==> flow/design.v <==
module B2BCD_IP #(parameter WIDTH = 4, parameter DIGIT = 2) (
    Binary_code,
    BCD_code
);
input  [WIDTH-1:0]   Binary_code;
output [DIGIT*4-1:0] BCD_code;
parameter W = WIDTH - 3;
parameter D = DIGIT * 4;
genvar i, j;
integer m;
wire [D-1:0] Binary_code_temp;
assign Binary_code_temp = {{(D - WIDTH){1'b0}}, Binary_code};
assign BCD_code = loop_i[W - 1].BCD_temp;
reg [D-1:0] result;
generate
for(i = 0; i < W; i = i + 1) begin: loop_i
    reg [3:0] result [0:5];
    reg [D-1:0] BCD_temp;
    case(i)
    0: begin
        for(j = 0; j <= i / 3; j = j + 1) begin
            always@ (*) begin
                case(Binary_code_temp[WIDTH - i + j * 4 -: 4])
                0: result[j] = 0;
                1: result[j] = 1;
                2: result[j] = 2;
                3: result[j] = 3;
                4: result[j] = 4;
                5: result[j] = 8;
                6: result[j] = 9;
                7: result[j] = 10;
                8: result[j] = 11;
                9: result[j] = 12;
                default: result[j] = 0;
                endcase
            end
        end
    end
    default: begin  
        for(j = 0; j <= i / 3; j = j + 1) begin
            always@ (*) begin
                case(loop_i[i - 1].BCD_temp[WIDTH - i + j * 4 -: 4])
                0: result[j] = 0;
                1: result[j] = 1;
                2: result[j] = 2;
                3: result[j] = 3;
                4: result[j] = 4;
                5: result[j] = 8;
                6: result[j] = 9;
                7: result[j] = 10;
                8: result[j] = 11;
                9: result[j] = 12;
                default: result[j] = 0;
                endcase
            end
        end
    end
    endcase
    case(i)
    0: begin
        always@ (*) begin
            BCD_temp = Binary_code_temp;
            for(m = 0; m <= i / 3; m = m + 1) begin
                BCD_temp[WIDTH - i + m * 4 -: 4] = result[m];
            end
        end
    end
    default: begin
        always@ (*) begin
            BCD_temp = loop_i[i - 1].BCD_temp;
            for(m = 0; m <= i / 3; m = m + 1) begin
                BCD_temp[WIDTH - i + m * 4 -: 4] = result[m];
            end
        end
    end
    endcase
end
endgenerate
endmodule
module handle_binary(Binary_temp, BCD);
parameter WIDTH = 4;
parameter DIGIT = 2;
input [DIGIT * 4-1:0] Binary_temp;
output [DIGIT * 4-1:0] BCD;
reg [DIGIT * 4-1:0] BCD;
integer k;
always@ (*) begin
    BCD = 0;
    for (k = 0; k < WIDTH; k = k + 1) begin
        case(WIDTH)
        0, 1, 2, 3, 4: begin
            if (BCD[3:0] >= 5) BCD[3:0] = BCD[3:0] + 3;
            if (BCD[7:4] >= 5) BCD[7:4] = BCD[7:4] + 3;
            BCD = {BCD[DIGIT*4-2:0], Binary_temp[WIDTH - 1 - k]};	 
        end
        5, 6, 7, 8: begin
            if (BCD[3:0] >= 5) BCD[3:0] = BCD[3:0] + 3;
            if (BCD[7:4] >= 5) BCD[7:4] = BCD[7:4] + 3;
            BCD = {BCD[DIGIT*4-2:0], Binary_temp[WIDTH - 1 - k]};	 
        end
        9, 10, 11, 12: begin
            if (BCD[3:0] >= 5) BCD[3:0] = BCD[3:0] + 3;
            if (BCD[7:4] >= 5) BCD[7:4] = BCD[7:4] + 3;
            BCD = {BCD[DIGIT*4-2:0], Binary_temp[WIDTH - 1 - k]};	 
        end
        13, 14, 15, 16: begin
            if (BCD[3:0] >= 5) BCD[3:0] = BCD[3:0] + 3;
            if (BCD[7:4] >= 5) BCD[7:4] = BCD[7:4] + 3;
            BCD = {BCD[DIGIT*4-2:0], Binary_temp[WIDTH - 1 - k]};	 
        end
        17, 18, 19, 20: begin
            if (BCD[3:0] >= 5) BCD[3:0] = BCD[3:0] + 3;
            if (BCD[7:4] >= 5) BCD[7:4] = BCD[7:4] + 3;
            BCD = {BCD[DIGIT*4-2:0], Binary_temp[WIDTH - 1 - k]};	 
        end
        endcase
    end
end
endmodule
module UT_TOP (
    clk, rst_n, in_valid, in_time,
    out_valid, out_display, out_day
);
input clk, rst_n, in_valid;
input [30:0] in_time;
output reg out_valid;
output reg [3:0] out_display;
output reg [2:0] out_day;
parameter IDLE = 0;
parameter INPUT = 1;
parameter CAL = 2;
parameter OUTPUT = 3;
reg [1:0] next_state, current_state;
reg [4:0] count;
reg [4:0] four_year_span;
reg [1:0] leap_count;  
reg [30:0] in_time_reg;
reg [26:0] four_year;
reg [24:0] one_year;
reg [21:0] month;
reg [17:0] date;
reg [17:0] hour;
reg [5:0] minute;
reg [5:0] second;
reg [10:0] year_ip_in;
reg [3:0] month_ip_in;
reg [4:0] date_ip_in;
reg [4:0] hour_ip_in;
reg [5:0] minute_ip_in;
reg [5:0] second_ip_in;
reg [11:0] bin;
wire [15:0] bout;
reg [2:0] out_day_reg;  
reg [15:0] year_ip_out;
reg [7:0] month_ip_out, date_ip_out, hour_ip_out, minute_ip_out, second_ip_out;
always@ (posedge clk or negedge rst_n) begin
  if(!rst_n)
    current_state <= IDLE;
  else
    current_state <= next_state;
end
always@ (*) begin
    case(current_state)
    IDLE: begin
        if(in_valid)
            next_state = CAL;
        else
            next_state = IDLE;
    end
    CAL: begin
        if(count == 17)
            next_state = IDLE;
        else
            next_state = CAL;
    end
    default: next_state = current_state;
    endcase
end
B2BCD_IP #(.WIDTH(12), .DIGIT(4)) B0(.Binary_code(bin), .BCD_code(bout));
always@ (*) begin
    if(current_state == CAL) begin
        case(count - 1)
        2: bin = {1'b0, year_ip_in};
        3: bin = {8'b0, month_ip_in};
        4: bin = {7'b0, date_ip_in};
        5: bin = {7'b0, hour_ip_in};
        6: bin = {6'b0, minute_ip_in};
        7: bin = {6'b0, second_ip_in};
        default: bin = 0;
        endcase
    end
    else begin
        bin = 0;
    end
end
always@ (posedge clk or negedge rst_n) begin
    if(!rst_n) begin
        year_ip_out <= 0;
        month_ip_out <= 0;
        date_ip_out <= 0;
        hour_ip_out <= 0;
        minute_ip_out <= 0;
        second_ip_out <= 0;
    end
    else begin
        if(current_state == IDLE) begin
            year_ip_out <= 0;
            month_ip_out <= 0;
            date_ip_out <= 0;
            hour_ip_out <= 0;
            minute_ip_out <= 0;
            second_ip_out <= 0;
        end
        else if(current_state == CAL) begin
            case(count - 1)
            2: year_ip_out <= bout;
            3: month_ip_out <= bout[7:0];
            4: date_ip_out <= bout[7:0];
            5: hour_ip_out <= bout[7:0];
            6: minute_ip_out <= bout[7:0];
            7: second_ip_out <= bout[7:0];
            endcase
        end
    end
end
always@ (posedge clk or negedge rst_n) begin
    if(!rst_n) begin
        in_time_reg <= 0;
    end
    else begin
        if(in_valid) begin
            in_time_reg <= in_time;
        end
        else if(current_state == CAL) begin
            in_time_reg <= in_time_reg;
        end
    end
end
always@ (posedge clk or negedge rst_n) begin
    if(!rst_n) begin
        count <= 0;
    end
    else begin
        if(current_state == IDLE) begin
            count <= 0;
        end
        else if(current_state == CAL) begin
            count <= count + 1;
        end
        else begin
            count <= count;
        end
    end
end
always@ (posedge clk or negedge rst_n) begin
    if(!rst_n) begin
        four_year_span <= 0;
    end
    else begin
        if(current_state == IDLE)
            four_year_span <= 0;
        else if(current_state == CAL) begin
            if(count == 0) begin
                if(in_time_reg >= 0 && in_time_reg < 126230400) four_year_span <= 0;
                else if(in_time_reg < 252460800)  four_year_span <= 1;
                else if(in_time_reg < 378691200)  four_year_span <= 2;
                else if(in_time_reg < 504921600)  four_year_span <= 3;
                else if(in_time_reg < 631152000)  four_year_span <= 4;
                else if(in_time_reg < 757382400)  four_year_span <= 5;
                else if(in_time_reg < 883612800)  four_year_span <= 6;
                else if(in_time_reg < 1009843200) four_year_span <= 7;
                else if(in_time_reg < 1136073600) four_year_span <= 8;
                else if(in_time_reg < 1262304000) four_year_span <= 9;
                else if(in_time_reg < 1388534400) four_year_span <= 10;
                else if(in_time_reg < 1514764800) four_year_span <= 11;
                else if(in_time_reg < 1640995200) four_year_span <= 12;
                else if(in_time_reg < 1767225600) four_year_span <= 13;
                else if(in_time_reg < 1893456000) four_year_span <= 14;
                else if(in_time_reg < 2019686400) four_year_span <= 15;
                else if(in_time_reg < 2145916800) four_year_span <= 16;
                else                              four_year_span <= 17;
            end
            else begin
                four_year_span <= four_year_span;
            end
        end
    end
end
always@ (posedge clk or negedge rst_n) begin
    if(!rst_n) begin
        four_year <= 0;
    end
    else begin
        if(current_state == IDLE)
            four_year <= 0;
        else if(current_state == CAL) begin
            if(in_time_reg >= 0 && in_time_reg < 126230400) four_year <= in_time_reg;
            else if(in_time_reg < 252460800)  four_year <= in_time_reg - 126230400;
            else if(in_time_reg < 378691200)  four_year <= in_time_reg - 252460800;
            else if(in_time_reg < 504921600)  four_year <= in_time_reg - 378691200;
            else if(in_time_reg < 631152000)  four_year <= in_time_reg - 504921600;
            else if(in_time_reg < 757382400)  four_year <= in_time_reg - 631152000;
            else if(in_time_reg < 883612800)  four_year <= in_time_reg - 757382400;
            else if(in_time_reg < 1009843200) four_year <= in_time_reg - 883612800;
            else if(in_time_reg < 1136073600) four_year <= in_time_reg - 1009843200;
            else if(in_time_reg < 1262304000) four_year <= in_time_reg - 1136073600;
            else if(in_time_reg < 1388534400) four_year <= in_time_reg - 1262304000;
            else if(in_time_reg < 1514764800) four_year <= in_time_reg - 1388534400;
            else if(in_time_reg < 1640995200) four_year <= in_time_reg - 1514764800;
            else if(in_time_reg < 1767225600) four_year <= in_time_reg - 1640995200;
            else if(in_time_reg < 1893456000) four_year <= in_time_reg - 1767225600;
            else if(in_time_reg < 2019686400) four_year <= in_time_reg - 1893456000;
            else if(in_time_reg < 2145916800) four_year <= in_time_reg - 2019686400;
            else                              four_year <= in_time_reg - 2145916800;
        end
    end
end
always@ (posedge clk or negedge rst_n) begin
    if(!rst_n) begin
        one_year <= 0;
    end
    else begin
        if(current_state == IDLE)
            one_year <= 0;
        else if(current_state == CAL) begin
            if(four_year >= 0 && four_year < 31536000)
                one_year <= four_year;
            else if(four_year < 63072000)
                one_year <= four_year - 31536000;
            else if(four_year < 94694400)
                one_year <= four_year - 63072000;
            else
                one_year <= four_year - 94694400;
        end
    end
end
always@ (posedge clk or negedge rst_n) begin
    if(!rst_n) begin
        leap_count <= 0;
    end
    else begin
        if(current_state == IDLE) begin
            leap_count <= 0;
        end
        else if (current_state == CAL) begin
            if(four_year >= 0 && four_year < 31536000)
                leap_count <= 0;
            else if(four_year < 63072000)
                leap_count <= 1;
            else if(four_year < 94694400)
                leap_count <= 2;
            else
                leap_count <= 3;
        end
    end
end
always@ (posedge clk) begin
    if(current_state == IDLE) begin
        year_ip_in <= 0;
    end
    else if(current_state == CAL) begin
        if(count == 2)
            year_ip_in <= 1970 + four_year_span * 4 + leap_count;
    end
end
always@ (posedge clk or negedge rst_n) begin
    if(!rst_n) begin
        month <= 0;
        month_ip_in <= 0;
    end
    else begin
        if(current_state == IDLE) begin
            month <= 0;
            month_ip_in <= 0;
        end
        else if(current_state == CAL) begin
            if(count == 2) begin
                if(leap_count == 2) begin  
                    if(one_year >= 0 && one_year < 2678400) begin 
                        month <= one_year;
                        month_ip_in <= 1;
                    end
                    else if(one_year < 5184000) begin 
                        month <= one_year - 2678400;
                        month_ip_in <= 2;
                    end
                    else if(one_year < 7862400) begin 
                        month <= one_year - 5184000;
                        month_ip_in <= 3;
                    end
                    else if(one_year < 10454400) begin 
                        month <= one_year - 7862400;
                        month_ip_in <= 4;
                    end
                    else if(one_year < 13132800) begin 
                        month <= one_year - 10454400;
                        month_ip_in <= 5;
                    end
                    else if(one_year < 15724800) begin 
                        month <= one_year - 13132800;
                        month_ip_in <= 6;
                    end
                    else if(one_year < 18403200) begin 
                        month <= one_year - 15724800;
                        month_ip_in <= 7;
                    end
                    else if(one_year < 21081600) begin 
                        month <= one_year - 18403200;
                        month_ip_in <= 8;
                    end
                    else if(one_year < 23673600) begin 
                        month <= one_year - 21081600;
                        month_ip_in <= 9;
                    end
                    else if(one_year < 26352000) begin 
                        month <= one_year - 23673600;
                        month_ip_in <= 10;
                    end
                    else if(one_year < 28944000) begin 
                        month <= one_year - 26352000;
                        month_ip_in <= 11;
                    end
                    else  begin 
                        month <= one_year - 28944000;
                        month_ip_in <= 12;
                    end
                end
                else begin  
                    if(one_year >= 0 && one_year < 2678400) begin 
                        month <= one_year;
                        month_ip_in <= 1;
                    end
                    else if(one_year < 5097600) begin 
                        month <= one_year - 2678400;
                        month_ip_in <= 2;
                    end
                    else if(one_year < 7776000) begin 
                        month <= one_year - 5097600;
                        month_ip_in <= 3;
                    end
                    else if(one_year < 10368000) begin 
                        month <= one_year - 7776000;
                        month_ip_in <= 4;
                    end
                    else if(one_year < 13046400) begin 
                        month <= one_year - 10368000;
                        month_ip_in <= 5;
                    end
                    else if(one_year < 15638400) begin 
                        month <= one_year - 13046400;
                        month_ip_in <= 6;
                    end
                    else if(one_year < 18316800) begin 
                        month <= one_year - 15638400;
                        month_ip_in <= 7;
                    end
                    else if(one_year < 20995200) begin 
                        month <= one_year - 18316800;
                        month_ip_in <= 8;
                    end
                    else if(one_year < 23587200) begin 
                        month <= one_year - 20995200;
                        month_ip_in <= 9;
                    end
                    else if(one_year < 26265600) begin 
                        month <= one_year - 23587200;
                        month_ip_in <= 10;
                    end
                    else if(one_year < 28857600) begin 
                        month <= one_year - 26265600;
                        month_ip_in <= 11;
                    end
                    else begin 
                        month <= one_year - 28857600;
                        month_ip_in <= 12;
                    end
                end
            end
        end
    end
end
always@ (posedge clk or negedge rst_n) begin
    if(!rst_n) begin
        date <= 0;
        date_ip_in <= 0;
    end
    else begin
        if(current_state == IDLE) begin
            date <= 0;
            date_ip_in <= 0;
        end
        else if(current_state == CAL) begin
            if(count == 3) begin
                if(month >= 0 && month < 86400) begin
                    date <= month;
                    date_ip_in <= 1;
                end
                else if(month < 172800) begin
                    date <= month - 86400;
                    date_ip_in <= 2;
                end
                else if(month < 259200) begin
                    date <= month - 172800;
                    date_ip_in <= 3;
                end
                else if(month < 345600) begin
                    date <= month - 259200;
                    date_ip_in <= 4;
                end
                else if(month < 432000) begin
                    date <= month - 345600;
                    date_ip_in <= 5;
                end
                else if(month < 518400) begin
                    date <= month - 432000;
                    date_ip_in <= 6;
                end
                else if(month < 604800) begin
                    date <= month - 518400;
                    date_ip_in <= 7;
                end
                else if(month < 691200) begin
                    date <= month - 604800;
                    date_ip_in <= 8;
                end
                else if(month < 777600) begin
                    date <= month - 691200;
                    date_ip_in <= 9;
                end
                else if(month < 864000) begin
                    date <= month - 777600;
                    date_ip_in <= 10;
                end
                else if(month < 950400) begin
                    date <= month - 864000;
                    date_ip_in <= 11;
                end
                else if(month < 1036800) begin
                    date <= month - 950400;
                    date_ip_in <= 12;
                end
                else if(month < 1123200) begin
                    date <= month - 1036800;
                    date_ip_in <= 13;
                end
                else if(month < 1209600) begin
                    date <= month - 1123200;
                    date_ip_in <= 14;
                end
                else if(month < 1296000) begin
                    date <= month - 1209600;
                    date_ip_in <= 15;
                end
                else if(month < 1382400) begin
                    date <= month - 1296000;
                    date_ip_in <= 16;
                end
                else if(month < 1468800) begin
                    date <= month - 1382400;
                    date_ip_in <= 17;
                end
                else if(month < 1555200) begin
                    date <= month - 1468800;
                    date_ip_in <= 18;
                end
                else if(month < 1641600) begin
                    date <= month - 1555200;
                    date_ip_in <= 19;
                end
                else if(month < 1728000) begin
                    date <= month - 1641600;
                    date_ip_in <= 20;
                end
                else if(month < 1814400) begin
                    date <= month - 1728000;
                    date_ip_in <= 21;
                end
                else if(month < 1900800) begin
                    date <= month - 1814400;
                    date_ip_in <= 22;
                end
                else if(month < 1987200) begin
                    date <= month - 1900800;
                    date_ip_in <= 23;
                end
                else if(month < 2073600) begin
                    date <= month - 1987200;
                    date_ip_in <= 24;
                end
                else if(month < 2160000) begin
                    date <= month - 2073600;
                    date_ip_in <= 25;
                end
                else if(month < 2246400) begin
                    date <= month - 2160000;
                    date_ip_in <= 26;
                end
                else if(month < 2332800) begin
                    date <= month - 2246400;
                    date_ip_in <= 27;
                end
                else if(month < 2419200) begin
                    date <= month - 2332800;
                    date_ip_in <= 28;
                end
                else if(month < 2505600) begin
                    date <= month - 2419200;
                    date_ip_in <= 29;
                end
                else if(month < 2592000) begin
                    date <= month - 2505600;
                    date_ip_in <= 30;
                end
                else begin
                    date <= month - 2592000;
                    date_ip_in <= 31;
                end
            end
        end
    end
end
always@ (posedge clk or negedge rst_n) begin
    if(!rst_n) begin
        hour <= 0;
        hour_ip_in <= 0;
    end
    else begin
        if(current_state == IDLE) begin
            hour <= 0;
            hour_ip_in <= 0;
        end
        else if(current_state == CAL) begin
            if(date >= 0 && date < 3600) begin
                hour <= date;
                hour_ip_in <= 0;
            end
            else if(date < 7200) begin
                hour <= date - 3600;
                hour_ip_in <= 1;
            end
            else if(date < 10800) begin
                hour <= date - 7200;
                hour_ip_in <= 2;
            end
            else if(date < 14400) begin
                hour <= date - 10800;
                hour_ip_in <= 3;
            end
            else if(date < 18000) begin
                hour <= date - 14400;
                hour_ip_in <= 4;
            end
            else if(date < 21600) begin
                hour <= date - 18000;
                hour_ip_in <= 5;
            end
            else if(date < 25200) begin
                hour <= date - 21600;
                hour_ip_in <= 6;
            end
            else if(date < 28800) begin
                hour <= date - 25200;
                hour_ip_in <= 7;
            end
            else if(date < 32400) begin
                hour <= date - 28800;
                hour_ip_in <= 8;
            end
            else if(date < 36000) begin
                hour <= date - 32400;
                hour_ip_in <= 9;
            end
            else if(date < 39600) begin
                hour <= date - 36000;
                hour_ip_in <= 10;
            end
            else if(date < 43200) begin
                hour <= date - 39600;
                hour_ip_in <= 11;
            end
            else if(date < 46800) begin
                hour <= date - 43200;
                hour_ip_in <= 12;
            end
            else if(date < 50400) begin
                hour <= date - 46800;
                hour_ip_in <= 13;
            end
            else if(date < 54000) begin
                hour <= date - 50400;
                hour_ip_in <= 14;
            end
            else if(date < 57600) begin
                hour <= date - 54000;
                hour_ip_in <= 15;
            end
            else if(date < 61200) begin
                hour <= date - 57600;
                hour_ip_in <= 16;
            end
            else if(date < 64800) begin
                hour <= date - 61200;
                hour_ip_in <= 17;
            end
            else if(date < 68400) begin
                hour <= date - 64800;
                hour_ip_in <= 18;
            end
            else if(date < 72000) begin
                hour <= date - 68400;
                hour_ip_in <= 19;
            end
            else if(date < 75600) begin
                hour <= date - 72000;
                hour_ip_in <= 20;
            end
            else if(date < 79200) begin
                hour <= date - 75600;
                hour_ip_in <= 21;
            end
            else if(date < 82800) begin
                hour <= date - 79200;
                hour_ip_in <= 22;
            end
            else begin
                hour <= date - 82800;
                hour_ip_in <= 23;
            end
        end
    end
end
always@ (posedge clk or negedge rst_n) begin
    if(!rst_n) begin
        minute_ip_in <= 0;
        second_ip_in <= 0;
    end
    else begin
        if(current_state == IDLE) begin
            minute_ip_in <= 0;
            second_ip_in <= 0;
        end
        else if(current_state == CAL) begin
            minute_ip_in <= hour / 'd60;
            second_ip_in <= hour % 'd60;
        end
    end
end
always@ (*) begin
    if(current_state == CAL) begin
        if(count == 4) begin
            if(month_ip_in == 1 || month_ip_in == 2) begin
                out_day_reg = (date_ip_in + (month_ip_in + 12) * 2 + 3 * (month_ip_in + 13) / 5 + (year_ip_in - 1) + (year_ip_in - 1) / 4) % 7;
            end
            else begin
                out_day_reg = (date_ip_in + month_ip_in * 2 + 3 * (month_ip_in + 1) / 5 + year_ip_in + year_ip_in / 4 ) % 7;
            end
        end
        else begin
            out_day_reg = 0;
        end
    end
    else begin
        out_day_reg = 0;
    end
end
always@ (posedge clk or negedge rst_n) begin
    if(!rst_n) begin
        out_valid <= 0;
    end
    else begin
        if(current_state == CAL) begin
            if(count >= 4 && count <= 17)
                out_valid <= 1;
            else
                out_valid <= 0;
        end
        else begin
            out_valid <= 0;
        end
    end
end
always@ (posedge clk or negedge rst_n) begin
    if(!rst_n) begin
        out_day <= 0;
    end
    else begin
        if(current_state == CAL) begin
            if(count == 4) begin
                out_day <= out_day_reg;
            end
            else begin
                out_day <= out_day;
            end
        end
        else begin
            out_day <= 0;
        end
    end
end
always@ (posedge clk or negedge rst_n) begin
    if(!rst_n) begin
        out_display <= 0;
    end
    else begin
        if(current_state == CAL) begin
            case(count)
            4: out_display <= year_ip_out[15:12];
            5: out_display <= year_ip_out[11:8];
            6: out_display <= year_ip_out[7:4];
            7: out_display <= year_ip_out[3:0];
            8: out_display <= month_ip_out[7:4];
            9: out_display <= month_ip_out[3:0];
            10: out_display <= date_ip_out[7:4];
            11: out_display <= date_ip_out[3:0];
            12: out_display <= hour_ip_out[7:4];
            13: out_display <= hour_ip_out[3:0];
            14: out_display <= minute_ip_out[7:4];
            15: out_display <= minute_ip_out[3:0];
            16: out_display <= second_ip_out[7:4];
            17: out_display <= second_ip_out[3:0];
            default: out_display <= 0;
            endcase
        end
        else begin
            out_display <= 0;
        end
    end
end
endmodule
# Reports on UT_TOP

Tool output for the design above, in the order of the flow.
Line numbers count from 1 in the design file above.
Library cell names are shortened.
The mark n/a stands for no value.

Top module: UT_TOP
Clock input: clk
Library: sky130hd
Corner: tt_025C_1v80

# After elaboration

Counts by Yosys on the flattened word-level netlist (proc, flatten, opt, wreduce). Print and check cells are left out. Cells with the same type and inputs are merged into one.
Yosys's memory passes give these memory sizes; they may raise the number of words (mostly to a power of two), join words into wider ones and drop unused or constant bits.

Memories: 18
Register bits after elaboration: 256
Bits in read-only memories: 1152
Output and inout port bits: 8
Word-level cells: 571

Add/sub/neg operators: 110
Reduce/logical cells: 29
Div/mod/pow operators: 6
Magnitude comparators: 101
Equal/unequal tests: 27
Mux-type cells: 253
Multipliers: 2

Memories:

| memory           | words | width | read ports | wr ports | RTL line | text |
| (name not given) | 16    | 4     | 1          | 0        | 42       | `case(loop_i[i - 1].BCD_temp[WIDTH - i + j * 4 -: 4])` |
| (name not given) | 16    | 4     | 1          | 0        | 42       |  |
| (name not given) | 16    | 4     | 1          | 0        | 42       |  |
| (name not given) | 16    | 4     | 1          | 0        | 42       |  |
| (name not given) | 16    | 4     | 1          | 0        | 42       |  |
| (name not given) | 16    | 4     | 1          | 0        | 42       |  |

Memories not listed: 12.

Operators by type and width:

| kind                                                                      | number |
| 18-bit 2-to-1 mux                                                         | 58 |
| 22-bit 2-to-1 mux                                                         | 26 |
| 27-bit 2-to-1 mux                                                         | 19 |
| 18-bit subtractor (second input constant)                                 | 20 |
| 5-bit 2-to-1 mux                                                          | 57 |
| 31-bit < comparator (second input constant)                               | 9 |
| 22-bit by 21-bit < comparator with 1-bit output (second input constant)   | 12 |
| 25-bit < comparator (second input constant)                               | 10 |
| 27-bit subtractor (second input constant)                                 | 9 |
| 18-bit by 17-bit subtractor with 18-bit output (second input constant)    | 13 |
| 18-bit by 16-bit subtractor with 18-bit output (second input constant)    | 11 |
| 22-bit subtractor (second input constant)                                 | 9 |
| 18-bit by 6-bit divider with 32-bit output (second input constant)        | 1 |
| 18-bit by 6-bit remainder unit with 32-bit output (second input constant) | 1 |
| 32-bit by 3-bit divider with 32-bit output (second input constant)        | 2 |
| 32-bit by 3-bit remainder unit with 32-bit output (second input constant) | 2 |
| 18-bit by 16-bit < comparator with 1-bit output (second input constant)   | 9 |
| 25-bit by 24-bit < comparator with 1-bit output (second input constant)   | 6 |
| 22-bit by 20-bit < comparator with 1-bit output (second input constant)   | 6 |
| 22-bit by 21-bit subtractor with 22-bit output (second input constant)    | 6 |
| 22-bit < comparator (second input constant)                               | 6 |
| 32-bit by 3-bit == test with 1-bit output (second input constant)         | 4 |
| 25-bit 2-to-1 mux                                                         | 5 |
| 31-bit by 30-bit < comparator with 1-bit output (second input constant)   | 4 |
| 8-bit 2-to-1 mux                                                          | 15 |
| 27-bit by 26-bit subtractor with 27-bit output (second input constant)    | 4 |
| 4-bit 2-to-1 mux                                                          | 27 |
| 25-bit by 23-bit < comparator with 1-bit output (second input constant)   | 4 |

Not listed: further kinds 74, cells in them 173.

# Logic depth

Yosys ltp: most cells in a row. Word level: on the elaborated netlist, between registers, memories and ports. Mapped: between sequential cells and ports; inverters and the memories' decode and read muxes count.

Depth in word-level cells: 34
ABC_AREA: 1
Depth in mapped cells: 120
Mapped depth without buffers: 120

# Mapped cells and area

The flow's flattened synthesis, as Yosys stat reports it; memories are mapped. The netlist is that of the ABC_AREA named above (0 if unset); the other value can give another one.
The area totals of this step are shown rounded.

Flip-flops: 254
Buffer cells: 323
Mapped cells: 6713
Mapped area: 39400 µm²

Cell types:

| cell type | number | total area (µm²) |
| dfrtp_1   | 242    | 6.06E+03 |
| nand2_1   | 1241   | 4.66E+03 |
| o21ai_0   | 865    | 4.33E+03 |
| inv_1     | 865    | 3.25E+03 |
| a21oi_1   | 597    | 2.99E+03 |
| nor2_1    | 724    | 2.72E+03 |
| ha_1      | 181    | 2.26E+03 |
| nand3_1   | 331    | 1.66E+03 |
| o211ai_1  | 204    | 1.53E+03 |
| xor2_1    | 172    | 1.51E+03 |
| clkbuf_1  | 300    | 1126.08 |
| o22ai_1   | 125    | 782 |
| fa_1      | 33     | 660.634 |
| nor3_1    | 118    | 590.566 |
| o221ai_1  | 66     | 578.054 |
| a31oi_1   | 75     | 469.2 |
| o311ai_0  | 51     | 446.678 |
| o2111ai_1 | 34     | 297.786 |

Not listed: further types 48, cells in them 489.

# Worst setup path after synthesis

Path of least setup slack by OpenSTA after synthesis, without wires, with an ideal clock, recovery checks aside; 20% of the period is set as input and as output delay. Where synthesis merged equal registers, the netlist keeps one of their names.

Kind: flip-flop to flip-flop
Start point: register month_ip_in[0]
End point: register out_day[2]
Period: 20.0 ns
Launch time at the first pin: 0.000 ns
Delay of the path: 13.494 ns
Path slack: 6.505 ns
Driving pins on the path: 109
Data arrival time: 13.378 ns
Library setup time: 0.116 ns
Path buffers: 0
Synthesis period reached: 13.495 ns

"delay of the path" = arrival - input delay + setup time.
"driving pins on the path" counts driving pins, that of a launching flip-flop among them; a cell with two outputs on the path counts twice.
"synthesis period reached" is the clock period less the worst setup slack; recovery checks do not enter. This is arithmetic on one report: input and output delays are still those of the set period (20% each).
Between the ends stands the longest chain of elaborated cells between them, by number of cells; it is not shown to be the way that was timed. Of several equally long chains one is given.
Each line given opens the expression or statement behind the cell; cells for indexed reads and writes are added by Yosys, which also makes memories of some case tables.
At most two assigning lines are given for a register; there are more.

Cell sequence: dfrtp_1 > inv_1 > o21ai_0 > xor2_1 > inv_1 > ha_1 > a21oi_1 > and2_1 > inv_1 > o21ai_0 > a21oi_1 > nor2_1 > nand3_1 > ha_1 > o21ai_0 > inv_1 > nor2_1 > inv_1 > (+73 left out) > nand2_2 > nand3_1 > a21oi_2 > nor2_4 > ha_1 > nand3_1 > nand2_1 > inv_2 > nand2_2 > xor2_1 > inv_1 > ha_1 > nand3_1 > nand4_1 > nand2_1 > nand2_1 > nand2_1 > nand2_1
Length of the longest elaborated chain: 10
Elaborated cells on any way between the ends: 23
Source lines of those cells: 5
Classes of those cells: add/sub (11); mul (2); div (4); eq/ne (2); mux (3); reduce/logical (1)

RTL lines, path post-synthesis:

| item                                              | RTL line | text |
| start: declaration                                | 146      | `reg [3:0] month_ip_in;` |
| start: assignment                                 | 369      | `month_ip_in <= 0;` |
| start: assignment                                 | 374      | `month_ip_in <= 0;` |
| 4-bit by 1-bit adder with 5-bit output            | 755      | `out_day_reg = (date_ip_in + month_ip_in * 2 + 3 * (month_ip_in + 1) / 5 + year_ip_in + year_ip_in / 4 ) % 7;` |
| 2-bit by 5-bit multiplier with 7-bit output       | 755      |  |
| 32-bit by 3-bit divider with 32-bit output        | 755      |  |
| 6-bit by 32-bit adder with 32-bit output          | 755      |  |
| 32-bit by 11-bit adder with 32-bit output         | 755      |  |
| 32-bit by 9-bit adder with 32-bit output          | 755      |  |
| 32-bit by 3-bit remainder unit with 32-bit output | 755      |  |
| 3-bit 2-to-1 mux                                  | 751      | `if(month_ip_in == 1 \|\| month_ip_in == 2) begin` |
| 3-bit 2-to-1 mux                                  | 788      | `if(count == 4) begin` |
| 3-bit 2-to-1 mux                                  | 787      | `if(current_state == CAL) begin` |
| end: assignment                                   | 789      | `out_day <= out_day_reg;` |
| end: assignment                                   | 792      | `out_day <= out_day;` |
| end: declaration                                  | 128      | `output reg [2:0] out_day;` |

# Path in the finished layout

Path of least setup slack in the final report of run A (OpenROAD, finished layout, wires in). Where an end is a register, its clock arrival counts in the times.

Kind: flip-flop to flip-flop
Start point: register month_ip_in[2]
End point: register out_day[0]
Driving pins on the path: 96
Path slack: -3.03 ns
Launch time at the first pin: 0.55 ns
Period: 11.0 ns
Path buffers: 2
Data arrival time: 14.47 ns
Library setup time: 0.09 ns

Between the ends stands the longest chain of elaborated cells between them, by number of cells; it is not shown to be the way that was timed. Of several equally long chains one is given.
At most two assigning lines are given for a register; there are more.

Cell sequence: dfrtp_4 > clkinvlp_4 > buf_4 > ha_1 > nand2_2 > ha_4 > a21oi_2 > o21ai_1 > xor2_1 > nand2_1 > nand3_2 > ha_4 > o21ai_2 > inv_2 > nor2_2 > inv_2 > nor2_4 > buf_6 > (+60 left out) > nand2_2 > nand3_4 > o21bai_1 > nand2_1 > a21oi_2 > nor2_4 > ha_4 > nand3_2 > nand2_2 > inv_2 > nand2_4 > xor2_4 > inv_2 > ha_4 > a21oi_2 > nand3_1 > nand3_1 > nand2_1
Length of the longest elaborated chain: 10
Elaborated cells on any way between the ends: 23
Source lines of those cells: 5
Classes of those cells: add/sub (11); mul (2); div (4); eq/ne (2); mux (3); reduce/logical (1)

RTL lines, path post-layout:

| item                                              | RTL line | text |
| start: declaration                                | 146      | `reg [3:0] month_ip_in;` |
| start: assignment                                 | 369      | `month_ip_in <= 0;` |
| start: assignment                                 | 374      | `month_ip_in <= 0;` |
| 4-bit by 1-bit adder with 5-bit output            | 755      | `out_day_reg = (date_ip_in + month_ip_in * 2 + 3 * (month_ip_in + 1) / 5 + year_ip_in + year_ip_in / 4 ) % 7;` |
| 2-bit by 5-bit multiplier with 7-bit output       | 755      |  |
| 32-bit by 3-bit divider with 32-bit output        | 755      |  |
| 6-bit by 32-bit adder with 32-bit output          | 755      |  |
| 32-bit by 11-bit adder with 32-bit output         | 755      |  |
| 32-bit by 9-bit adder with 32-bit output          | 755      |  |
| 32-bit by 3-bit remainder unit with 32-bit output | 755      |  |
| 3-bit 2-to-1 mux                                  | 751      | `if(month_ip_in == 1 \|\| month_ip_in == 2) begin` |
| 3-bit 2-to-1 mux                                  | 788      | `if(count == 4) begin` |
| 3-bit 2-to-1 mux                                  | 787      | `if(current_state == CAL) begin` |
| end: assignment                                   | 789      | `out_day <= out_day_reg;` |
| end: assignment                                   | 792      | `out_day <= out_day;` |
| end: declaration                                  | 128      | `output reg [2:0] out_day;` |

Module UT_TOP, platform sky130hd: 2 stored runs of the flow (Yosys, OpenROAD) with differing settings, in no particular order. Input and output delays are each 20% of the period that was set; the output load is 0.01 pF.
By "period reached" is meant the clock period of the run minus its worst setup slack. This is arithmetic on one report: input and output delays are still those of the set period (20% each).
"worst path time" = time allowed to the worst setup path (clock period - input delay - output delay, where it has them) - its slack; a late launch clock adds to it, a late capture clock takes from it.
Values from the reports are rounded here.

## Run A

==> flow/run.sh <==
#!/bin/bash
# the make line also repeats the synthesis and layout settings of config.mk as NAME=value (left out here)
make -C /OpenROAD-flow-scripts/flow DESIGN_CONFIG=/design/flow/config.mk WORK_HOME=/design/flow/orfs CLKGATE_MAP_FILE= finish
==> flow/config.mk <==
export PLATFORM = sky130hd
export DESIGN_NAME = UT_TOP
export DESIGN_NICKNAME = UT_TOP
export VERILOG_FILES = /design/flow/design.v
export SDC_FILE = /design/flow/constraint.sdc
export NUM_CORES = 4
export LEC_CHECK = 0
export ABC_AREA = 1
export CAP_MARGIN = 20
export CELL_PAD_IN_SITES_DETAIL_PLACEMENT = 0
export CORE_ASPECT_RATIO = 0.57
export CORE_MARGIN = 2
export CORE_UTILIZATION = 40
export CTS_CLUSTER_DIAMETER = 392
export CTS_CLUSTER_SIZE = 34
export GPL_TIMING_DRIVEN = 0
export HOLD_SLACK_MARGIN = 0.22
export PLACE_DENSITY_LB_ADDON = 0.02
export SETUP_SLACK_MARGIN = -0.75
export SLEW_MARGIN = 15
export TNS_END_PERCENT = 10
==> flow/constraint.sdc <==
create_clock -name core_clock -period 11.0 [get_ports {clk}]
set_input_delay 2.2000 -clock core_clock [delete_from_list [all_inputs] [get_ports {clk}]]
set_output_delay 2.2000 -clock core_clock [all_outputs]
set_load 0.01 [all_outputs]

| result of run A | value |
|---|---|
| period reached | 14.031 ns |
| die outline area | 101000 µm² |
| worst path time | 14.03 ns |
| class of the worst setup path | flip-flop to flip-flop |
| std-cell area (final layout) | 43500 µm² |
| summed negative setup slack | -9.03 ns |
| final design utilization | 44.8% |
| chip area in the Yosys report | 39400 µm² |
| worst setup slack after layout | -3.03 ns |
| lowest hold slack | 0.503 ns |

## Run B

==> flow/run.sh <==
#!/bin/bash
# the make line also repeats the synthesis and layout settings of config.mk as NAME=value (left out here)
make -C /OpenROAD-flow-scripts/flow DESIGN_CONFIG=/design/flow/config.mk WORK_HOME=/design/flow/orfs CLKGATE_MAP_FILE= finish
==> flow/config.mk <==
export PLATFORM = sky130hd
export DESIGN_NAME = UT_TOP
export DESIGN_NICKNAME = UT_TOP
export VERILOG_FILES = /design/flow/design.v
export SDC_FILE = /design/flow/constraint.sdc
export NUM_CORES = 4
export LEC_CHECK = 0
export CAP_MARGIN = 20
export CORE_MARGIN = 2
export CORE_UTILIZATION = 40
export SETUP_SLACK_MARGIN = 0.98
export SLEW_MARGIN = 20
==> flow/constraint.sdc <==
create_clock -name core_clock -period 18.4 [get_ports {clk}]
set_input_delay 3.6800 -clock core_clock [delete_from_list [all_inputs] [get_ports {clk}]]
set_output_delay 3.6800 -clock core_clock [all_outputs]
set_load 0.01 [all_outputs]

| result of run B | value |
|---|---|
| period reached | 16.229 ns |
| die outline area | 106000 µm² |
| worst path time | 16.23 ns |
| class of the worst setup path | flip-flop to flip-flop |
| std-cell area (final layout) | 43800 µm² |
| summed negative setup slack | 0.000 ns |
| final design utilization | 42.9% |
| chip area in the Yosys report | 41200 µm² |
| worst setup slack after layout | 2.17 ns |
| lowest hold slack | 0.484 ns |
